==> flow/design.v <==
module sin_h(
    input signed [15:0] r_in,
    output signed [15:0] r_out
    );
     wire signed [15:0] a,b,c,d;
     assign a = r_in + (r_in >>> 2);
     assign b = (a >>> 4)+(r_in >>> 6);
     assign c = b+a; 
     assign d = (c >>> 5)+(r_in);
     assign r_out = d >>>1;     
endmodule
module cos_h(
    input signed [15:0] r,
    output signed [15:0] r_o
    );
    wire signed [15:0] a,b,c,d;
  assign a = r + (r >>> 2);
  assign b = r + (a >>> 2);
  assign c = b >>> 9;
  assign d = r + (r >>> 3);
  assign r_o = c+d;
endmodule
module sinh_23(
    input signed [15:0] rin,
    input S,
    output signed [15:0] rout
    );
     wire signed [15:0] a,b,c,d,e;
     assign a = (rin >>> 4)+ rin;
     assign b = rin + (rin >>> 9);
     assign c = b + (a >>> 7);
     assign d = c >>> 2;
     assign e = b >>> 3;
     assign rout = S? d:e;
endmodule
module cosh_23(
    input signed [15:0] ri,
    input sel,
    output signed [15:0] ro
    );
    wire signed [15:0] a,b,c,d;
    assign a = ri >>>7;
    assign b = (ri >>> 8)+ ri;
    assign c = b >>> 5;
    assign d = sel? c:b;
    assign ro = d + ri;
endmodule
module sinh_45(
    input signed [15:0] rin,
    input s,
    output signed [15:0] rout    
    );
    wire signed [15:0] a,b,c;
    assign a = rin >>> 4;
    assign b = rin >>> 5;
    assign c = s? a:b;
    assign rout = c;
endmodule
module cosh_45(
    input signed [15:0] rin,
    input s,
    output signed [15:0] rout    
    );
    wire signed [15:0] a,b,c;
    assign a = rin >>> 11;
    assign b = rin >>> 9;
    assign c = s? b:a;
    assign rout = rin + c;
endmodule
module stage_1(
    input signed [15:0] x_in,
    input signed [15:0] y_in,
    input signed [15:0] ang_in,
    input clk,
    input reset,
    output reg signed [15:0] x_out,
    output reg signed [15:0] y_out,
    output reg signed [15:0] ang_out
    );
    wire signed [15:0] p,q,u,v,abs_theta;
    assign abs_theta = ang_in[15] ? (~ang_in + 1'b1) : ang_in;
    reg signed [15:0] r,s,w,x,z,k; 
    sin_h S1(.r_in(y_in), .r_out(q));
    sin_h S2(.r_in(x_in), .r_out(u));
    cos_h C1(.r(x_in), .r_o(p));
    cos_h C2(.r(y_in), .r_o(v));
    always @(posedge clk, posedge reset)
    begin
    if(reset)
      begin
      x_out <= 16'b0000000000000000;
      y_out <= 16'b0000000000000000;
      ang_out <= 16'b0000000000000000;
      end
    else
    begin
      if (abs_theta <= 16'b0001000000000000)
         begin
         x_out <= x_in;
         y_out <= y_in;
         ang_out <= ang_in;
         end
      else 
         begin
         case(ang_in[15])
         1'b0: begin 
              x_out <= p+q; 
              y_out <= u+v; 
              ang_out <= ang_in - 16'b0010000000000000; 
              end
         1'b1: begin 
              x_out <= p-q; 
              y_out <= v-u; 
              ang_out <= ang_in + 16'b0010000000000000; 
              end
          endcase
         end
  end
end
endmodule
module stage_23(
    input signed [15:0] x_pr,
    input signed [15:0] y_pr,
    input signed [15:0] ang_pr,
    input clk,
    input reset,
    output reg signed [15:0] sx2_op,
    output reg signed [15:0] sy2_op,
    output reg signed [15:0] sa2_op
    );
  wire signed [15:0] abs_theta,o1,o2,o3,o4,w1,w2,w3,w4;
  assign abs_theta = ang_pr[15] ? (~ang_pr + 1'b1) : ang_pr;
  wire sel23;
  assign sel23 = (abs_theta > 16'b0000110000000000)?1'b1:1'b0;
  sinh_23 S1(.rin(x_pr),.S(sel23),.rout(o1));
  sinh_23 S2(.rin(y_pr),.S(sel23),.rout(o2));
  cosh_23 C1(.ri(x_pr),.sel(sel23),.ro(o3));
  cosh_23 C2(.ri(y_pr),.sel(sel23),.ro(o4)); 
always @(posedge clk, posedge reset)
begin
  if(reset)
      begin
      sx2_op <= 16'b0000000000000000;
      sy2_op<= 16'b0000000000000000;
      sa2_op <= 16'b0000000000000000;
      end
  else 
     begin
     if (abs_theta > 16'b0000110000000000 | abs_theta <= 16'b0000010000000000)
      begin
      sx2_op <= x_pr;
      sy2_op <= y_pr;
      sa2_op <= ang_pr;
      end
  else
      begin
         if(ang_pr[15])
          begin
          sx2_op <= o3 - o2;
          sy2_op <= o4 - o1;
          sa2_op <= sel23? (ang_pr + 16'b0001000000000000) : (ang_pr + 16'b0000100000000000);
          end
         else
          begin
          sx2_op <= o3 + o2;
          sy2_op <= o4 + o1;
          sa2_op <= sel23? (ang_pr - 16'b0001000000000000) : (ang_pr - 16'b0000100000000000);
          end
      end 
    end
end
endmodule  
module stage_45(
    input signed [15:0] sx2_op,
    input signed [15:0] sy2_op,
    input signed [15:0] sa2_op,
    input clk,
    input reset,
    output reg signed [15:0] x_nxt,
    output reg signed [15:0] y_nxt,
    output reg signed [15:0] ang_nxt
    );
    wire signed [15:0] o5,o6,o7,o8,w5,w6,w7,w8,abs_theta2;
    wire sel45;
    assign abs_theta2 = sa2_op[15] ? (~sa2_op + 1'b1) : sa2_op;
    assign sel45 = (abs_theta2 > 16'b0000001100000000)? 1'b1:1'b0;
sinh_45 S3(.rin(sx2_op),.s(sel45),.rout(o5));
sinh_45 S4(.rin(sy2_op),.s(sel45),.rout(o6));
cosh_45 C3(.rin(sx2_op),.s(sel45),.rout(o7));
cosh_45 C4(.rin(sy2_op),.s(sel45),.rout(o8));
always @(posedge clk, posedge reset)
begin
   if(reset)
      begin
      x_nxt <= 16'b0000000000000000;
      y_nxt <= 16'b0000000000000000;
      ang_nxt <= 16'b0000000000000000;
      end
   else
      begin
         if(abs_theta2 <= 16'b0000000100000000)
             begin
             x_nxt <= sx2_op;
             y_nxt <= sy2_op;
             ang_nxt <= sa2_op;
             end 
         else
             begin
             if(sa2_op[15])
                begin
                x_nxt <= o7 - o5;
                y_nxt <= o8 - o6;
                ang_nxt <= sel45? (sa2_op + 16'b0000010000000000) : (sa2_op + 16'b0000001000000000);
                end
             else
                begin
                x_nxt <= o7 + o5;
                y_nxt <= o8 + o6;
                ang_nxt <= sel45? (sa2_op - 16'b0000010000000000) : (sa2_op - 16'b0000001000000000);
                end
             end
      end
end
endmodule
module last_stage(
    input signed [15:0] x3,
    input signed [15:0] y3,
    input signed [15:0] ang3,
    input clk,
    input reset,
    output reg signed [15:0] xf,
    output reg signed [15:0] yf
    );
    wire signed [15:0] abs_theta,w1,w2,w3,w4,w5,w6;
    assign abs_theta = ang3[15] ? (~ang3 + 1'b1) : ang3;
    wire [3:0] k;
    assign k = abs_theta[15:12] + abs_theta[11];
    assign w1 = y3 >>> 9;
    assign w2 = x3 >>> 9;
    assign w3 = k*w1;
    assign w4 = k*w2;
    always @(posedge clk, posedge reset)
    begin
       if (reset)
         begin
         xf <= 16'b0000000000000000;
         yf <= 16'b0000000000000000;
         end
       else 
          begin
               if (ang3[15])
                 begin
                 xf <= x3 + w3;
                 yf <= y3 + w4;
                 end
               else 
                 begin
                 xf <= x3 - w3;
                 yf <= y3 - w4;
                 end
          end
    end
endmodule
`timescale 1ns / 100ps
module cordic_2taylor (
input clk,
input reset,
input signed [15:0] ang,
input signed [15:0] xin,
input signed [15:0] yin,
output signed [15:0] Xout,
output signed [15:0] Yout);
wire signed [15:0] x1, y1, theta1;           
wire signed [15:0] x2, y2, theta2;           
wire signed [15:0] x3, y3, theta3;           
    stage_1 S1(xin,yin,ang,clk,reset,x1,y1,theta1);
    stage_23 S2(x1,y1,theta1,clk,reset,x2,y2,theta2);
    stage_45 S3(x2,y2,theta2,clk,reset,x3,y3,theta3);
    last_stage S4(x3,y3,theta3,clk,reset,Xout,Yout);
endmodule
# Tool chain data of cordic_2taylor
# What the tools print for cordic_2taylor, step after step.
# Lines are those of the file above, counted from 1.
# Operators carry their Yosys type and port widths (W data, S select, Z words).
# Library cell names are shortened.
# Not given: -
dict set report setup {
  top_module {cordic_2taylor}
  clock {clk}
  library {sky130hd}
  pvt_corner {tt_025C_1v80}
}

# Elaborated design
# Counts by Yosys on the flattened word-level netlist (proc, flatten, opt, wreduce; memories kept). Register bits leave out memories and registers merged into their read ports (data or address); mux counts leave out enables and synchronous resets folded into registers. Print and check cells are left out. Cells with the same type and inputs are merged into one.
dict set report op_classes {
  n_mux 38
  cmp 5
  n_logic 6
  mul 2
  addsub 57
}
# operator count
set ops {}
lappend ops {{$mux W16} 27}
lappend ops {{$mul A4 B16 Y16} 2}
lappend ops {{$add A16 B16 Y16} 6}
lappend ops {{$pmux W16 S2} 3}
lappend ops {{$add A16 B1 Y16 const B} 4}
lappend ops {{$add A16 B14 Y16} 4}
lappend ops {{$sub A16 B16 Y16} 4}
lappend ops {{$add A16 B7 Y16} 4}
lappend ops {{$not A16 Y16} 4}
lappend ops {{$add A11 B16 Y16} 2}
lappend ops {{$add A12 B16 Y16} 2}
lappend ops {{$add A13 B16 Y16} 2}
lappend ops {{$add A16 B12 Y16} 2}
lappend ops {{$sub A16 B12 Y16} 2}
lappend ops {{$add A16 B13 Y16} 2}
lappend ops {{$sub A16 B15 Y16} 2}
lappend ops {{$add A16 B9 Y16} 2}
lappend ops {{$add A7 B16 Y16} 2}
lappend ops {{$add A8 B16 Y16} 2}
lappend ops {{$mux W15} 2}
lappend ops {{$add A12 B10 Y13} 2}
lappend ops {{$mux W11} 2}
lappend ops {{$add A15 B16 Y16} 1}
lappend ops {{$add A16 B10 Y16 const B} 1}
lappend ops {{$sub A16 B10 Y16 const B} 1}
lappend ops {{$gt A16 B10 Y1 const B} 1}
lappend ops {{$add A16 B11 Y16 const B} 1}
lappend ops {{$sub A16 B11 Y16 const B} 1}
# Other operator kinds: 16; their cells: 18.
dict set report word_totals {
  word_cells 119
  in_bits 50
  output_inout_bits 32
  regBits 176
}

# Logic depth
# Yosys ltp: most cells in a row. Word level: on the elaborated netlist, between registers, memories and ports. Mapped: between sequential cells and ports; inverters and the memories' decode and read muxes count.
dict set report logic_depth {
  depth_word 10
  ABC_AREA 1
  ltp_mapped 53
  mapped_depth_nobuf 53
}

# After synthesis
# The flow's flattened synthesis, as Yosys stat reports it; memories are mapped. The netlist is that of the ABC_AREA named above (0 if unset); the other value can give another one.
# cell count area_total_um2
set by_type {}
lappend by_type {ha_1 471 5.89E+03}
lappend by_type {dfrtp_1 176 4.4E+03}
lappend by_type {nand2_1 959 3.6E+03}
lappend by_type {inv_1 792 2.97E+03}
lappend by_type {xor2_1 315 2.76E+03}
lappend by_type {fa_1 113 2262.17}
lappend by_type {a21oi_1 419 2.1E+03}
lappend by_type {o21ai_0 291 1.46E+03}
lappend by_type {xnor2_1 136 1.19E+03}
lappend by_type {nand3_1 215 1.08E+03}
lappend by_type {nor2_1 223 837.053}
lappend by_type {o21bai_1 43 322.81}
lappend by_type {nand4_1 39 243.984}
lappend by_type {nand3b_1 28 210.202}
lappend by_type {nor3_1 38 190.182}
lappend by_type {clkbuf_1 44 165.158}
lappend by_type {o21a_1 16 120.115}
lappend by_type {a21o_1 14 105.101}
# Not listed: further types 41, cells in them 220.
dict set report mapped {
  sequential_area_um2 4404.2
  cells 4552
  ffs 176
  yosys_area_um2 31482.7
  n_buf 67
}

# Timing after synthesis
# Path of least setup slack by OpenSTA after synthesis, without wires, with an ideal clock, recovery checks aside; 20% of the period is set as input and as output delay. Where synthesis merged equal registers, the netlist keeps one of their names.
dict set report synth_timing {
  path_type {input port to flip-flop}
  start {in xin[0]}
  end {reg S1.y_out[15]}
  path_slack_ns 0.994
  required_time_ns 9.882
  input_delay_ns 2.000
  setup_ns 0.118
  path_delay_ns 7.006
  tclk_ns 10.0
  stages 50
  launch_ns 2.000
  n_path_buf 0
  arrival_ns 8.888
  synth_period_reached_ns 9.006
}
# "path_delay_ns" is the arrival time less input delay plus setup time.
# "stages" counts driving pins, that of a launching flip-flop among them; a cell with two outputs on the path counts twice.
# "synth_period_reached_ns" = period - worst setup slack (recovery checks aside). The figure is calculated, with input and output delays left at 20% of the set period.
# The rows between start and end are the longest chain of elaborated cells between them; the timing report does not say that the signal goes this way. Where chains are equally long, one stands for them.
# Each line given opens the expression or statement behind the cell; cells for indexed reads and writes are added by Yosys, which also makes memories of some case tables.
# A register here has more assigning lines than the two given.
dict set report synth_between {
  cell_sequence {ha_1 > inv_1 > fa_1 > o31ai_1 > nand2_1 > nand2_1 > a21oi_1 > o21ai_0 > a21oi_1 > o21bai_1 > nand3_1 > nand2_1 > nand2_1 > inv_1 > o21ai_0 > nand2_1 > xor2_1 > inv_1 > (+14 left out) > nand2_1 > nand2_1 > nor2_1 > nand3_1 > nand2_1 > xor2_1 > inv_1 > ha_1 > a21oi_1 > or2_2 > o2111ai_1 > inv_1 > nand3_1 > nand2_1 > inv_1 > nand2_1 > nand3_1 > nand2_1}
  elab_chain_len 7
  cone_cells 8
  classes_between {add/sub (6); mux (2)}
}
# item line_no
set synth_lines {}
lappend synth_lines {{from (decl)} 269} ;# input signed [15:0] xin,
lappend synth_lines {{$add A16 B14 Y16} 6} ;# assign a = r_in + (r_in >>> 2);
lappend synth_lines {{$add A12 B10 Y13} 7} ;# assign b = (a >>> 4)+(r_in >>> 6);
lappend synth_lines {{$add A13 B16 Y16} 8} ;# assign c = b+a;
lappend synth_lines {{$add A11 B16 Y16} 9} ;# assign d = (c >>> 5)+(r_in);
lappend synth_lines {{$sub A16 B15 Y16} 113} ;# y_out <= v-u;
lappend synth_lines {{$pmux W16 S2} 105} ;# case(ang_in[15])
lappend synth_lines {{$mux W16} 97} ;# if (abs_theta <= 16'b0001000000000000)
lappend synth_lines {{to (assign)} 100} ;# y_out <= y_in;
lappend synth_lines {{to (assign)} 108} ;# y_out <= u+v;
lappend synth_lines {{to (decl)} 77} ;# output reg signed [15:0] y_out,

# Worst path after layout
# From the final timing report of record 1: the path of least setup slack in the routed layout; clock arrival at registers is part of the times.
dict set report layout_timing {
  path_type {input port to flip-flop}
  start {in xin[2]}
  end {reg S1.x_out[15]}
  tclk_ns 10.0
  path_slack_ns -0.54
  required_time_ns 10.40
  n_path_buf 3
  launch_ns 2.00
  input_delay_ns 2.00
  stages 50
  arrival_ns 10.94
  setup_ns 0.11
}
# The rows between start and end are the longest chain of elaborated cells between them; the timing report does not say that the signal goes this way. Where chains are equally long, one stands for them.
# A register here has more assigning lines than the two given.
dict set report layout_between {
  cell_sequence {clkdlybuf4s50_1 > buf_4 > ha_1 > inv_1 > o31ai_4 > nand2_1 > nand2_1 > a21oi_2 > o21ai_2 > a21oi_1 > o21bai_1 > nand3_1 > nand2_1 > nand2_1 > inv_1 > nor2_2 > ha_1 > nand2_1 > (+14 left out) > o21ai_0 > a21o_1 > a21oi_1 > buf_4 > nor2_1 > nor2_1 > xnor2_2 > ha_1 > nand2_1 > nor2_1 > nor2_1 > nand3_2 > xnor2_2 > inv_1 > nand2_1 > nand3_1 > nand3_1 > nand2_1}
  elab_chain_len 6
  cone_cells 8
  classes_between {add/sub (6); mux (2)}
}
# item line_no
set layout_lines {}
lappend layout_lines {{from (decl)} 269} ;# input signed [15:0] xin,
lappend layout_lines {{$add A16 B14 Y16} 17} ;# assign a = r + (r >>> 2);
lappend layout_lines {{$add A16 B14 Y16} 18} ;# assign b = r + (a >>> 2);
lappend layout_lines {{$add A7 B16 Y16} 21} ;# assign r_o = c+d;
lappend layout_lines {{$sub A16 B15 Y16} 112} ;# x_out <= p-q;
lappend layout_lines {{$pmux W16 S2} 105} ;# case(ang_in[15])
lappend layout_lines {{$mux W16} 97} ;# if (abs_theta <= 16'b0001000000000000)
lappend layout_lines {{to (assign)} 99} ;# x_out <= x_in;
lappend layout_lines {{to (assign)} 107} ;# x_out <= p+q;
lappend layout_lines {{to (decl)} 76} ;# output reg signed [15:0] x_out,

; Below are 4 stored runs of the flow (Yosys, OpenROAD; platform sky130hd) on cordic_2taylor, each with its settings and what was measured, unordered. Constraints: input delay and output delay 20% of the set period each, output load 0.01 pF.
; "achieved_period_ns" = clock period - worst setup slack. The figure is calculated, with input and output delays left at 20% of the set period.
; "timing.worst_path_ns" is the time allowed to the run's worst setup path (the clock period less input and output delay, where it has them) less its slack. Clock arrival times count: a late capture clock shortens it, a late launch clock lengthens it.

[record 1: settings]
ABC_AREA = 1
CELL_PAD_IN_SITES_DETAIL_PLACEMENT = 2
CELL_PAD_IN_SITES_GLOBAL_PLACEMENT = 2
CORE_MARGIN = 9
CTS_CLUSTER_SIZE = 58
GPL_ROUTABILITY_DRIVEN = 0
MAX_ROUTING_LAYER = met4
MIN_ROUTING_LAYER = met2
TNS_END_PERCENT = 60
period_ns = 10.0
CAP_MARGIN = 20
CORE_UTILIZATION = 40
SLEW_MARGIN = 20
[record 1: results]
cell_area_final_um2 = 36424.9
fin_util_pct = 46.9
worstSetupSlack_ns = -0.542
synthesis_area_um2 = 31482.7
achieved_period_ns = 10.542
design_die_area_um2 = 89129.1
timing.worst_path_ns = 8.54
worstPathKind = input port to flip-flop

[record 2: settings]
CELL_PAD_IN_SITES_DETAIL_PLACEMENT = 2
GPL_ROUTABILITY_DRIVEN = 0
MAX_ROUTING_LAYER = met4
SETUP_SLACK_MARGIN = 2.05
TNS_END_PERCENT = 60
period_ns = 10.0
CAP_MARGIN = 20
CORE_MARGIN = 2
CORE_UTILIZATION = 40
SLEW_MARGIN = 20
[record 2: results]
outcome = unfinished; error GRT-0116 in routing

[record 3: settings]
period_ns = 9.78
CAP_MARGIN = 20
CORE_MARGIN = 2
CORE_UTILIZATION = 40
SLEW_MARGIN = 20
[record 3: results]
cell_area_final_um2 = 38806.0
design_die_area_um2 = 83050.6
achieved_period_ns = 9.416
fin_util_pct = 48.3
synthesis_area_um2 = 32304.7
worstSetupSlack_ns = 0.364
timing.worst_path_ns = 7.46
worstPathKind = input port to flip-flop

[record 4: settings]
CAP_MARGIN = 35
CELL_PAD_IN_SITES_DETAIL_PLACEMENT = 1
CORE_ASPECT_RATIO = 1.24
CORE_MARGIN = 3
GPL_TIMING_DRIVEN = 0
HOLD_SLACK_MARGIN = 0.13
PLACE_DENSITY_LB_ADDON = 0.26
SETUP_SLACK_MARGIN = -1.14
TNS_END_PERCENT = 50
period_ns = 13.7
CORE_UTILIZATION = 40
SLEW_MARGIN = 20
[record 4: results]
design_die_area_um2 = 84226.9
cell_area_final_um2 = 35113.7
achieved_period_ns = 12.376
synthesis_area_um2 = 32304.7
fin_util_pct = 44.0
timing.worst_path_ns = 9.64
worstPathKind = input port to flip-flop
worstSetupSlack_ns = 1.324
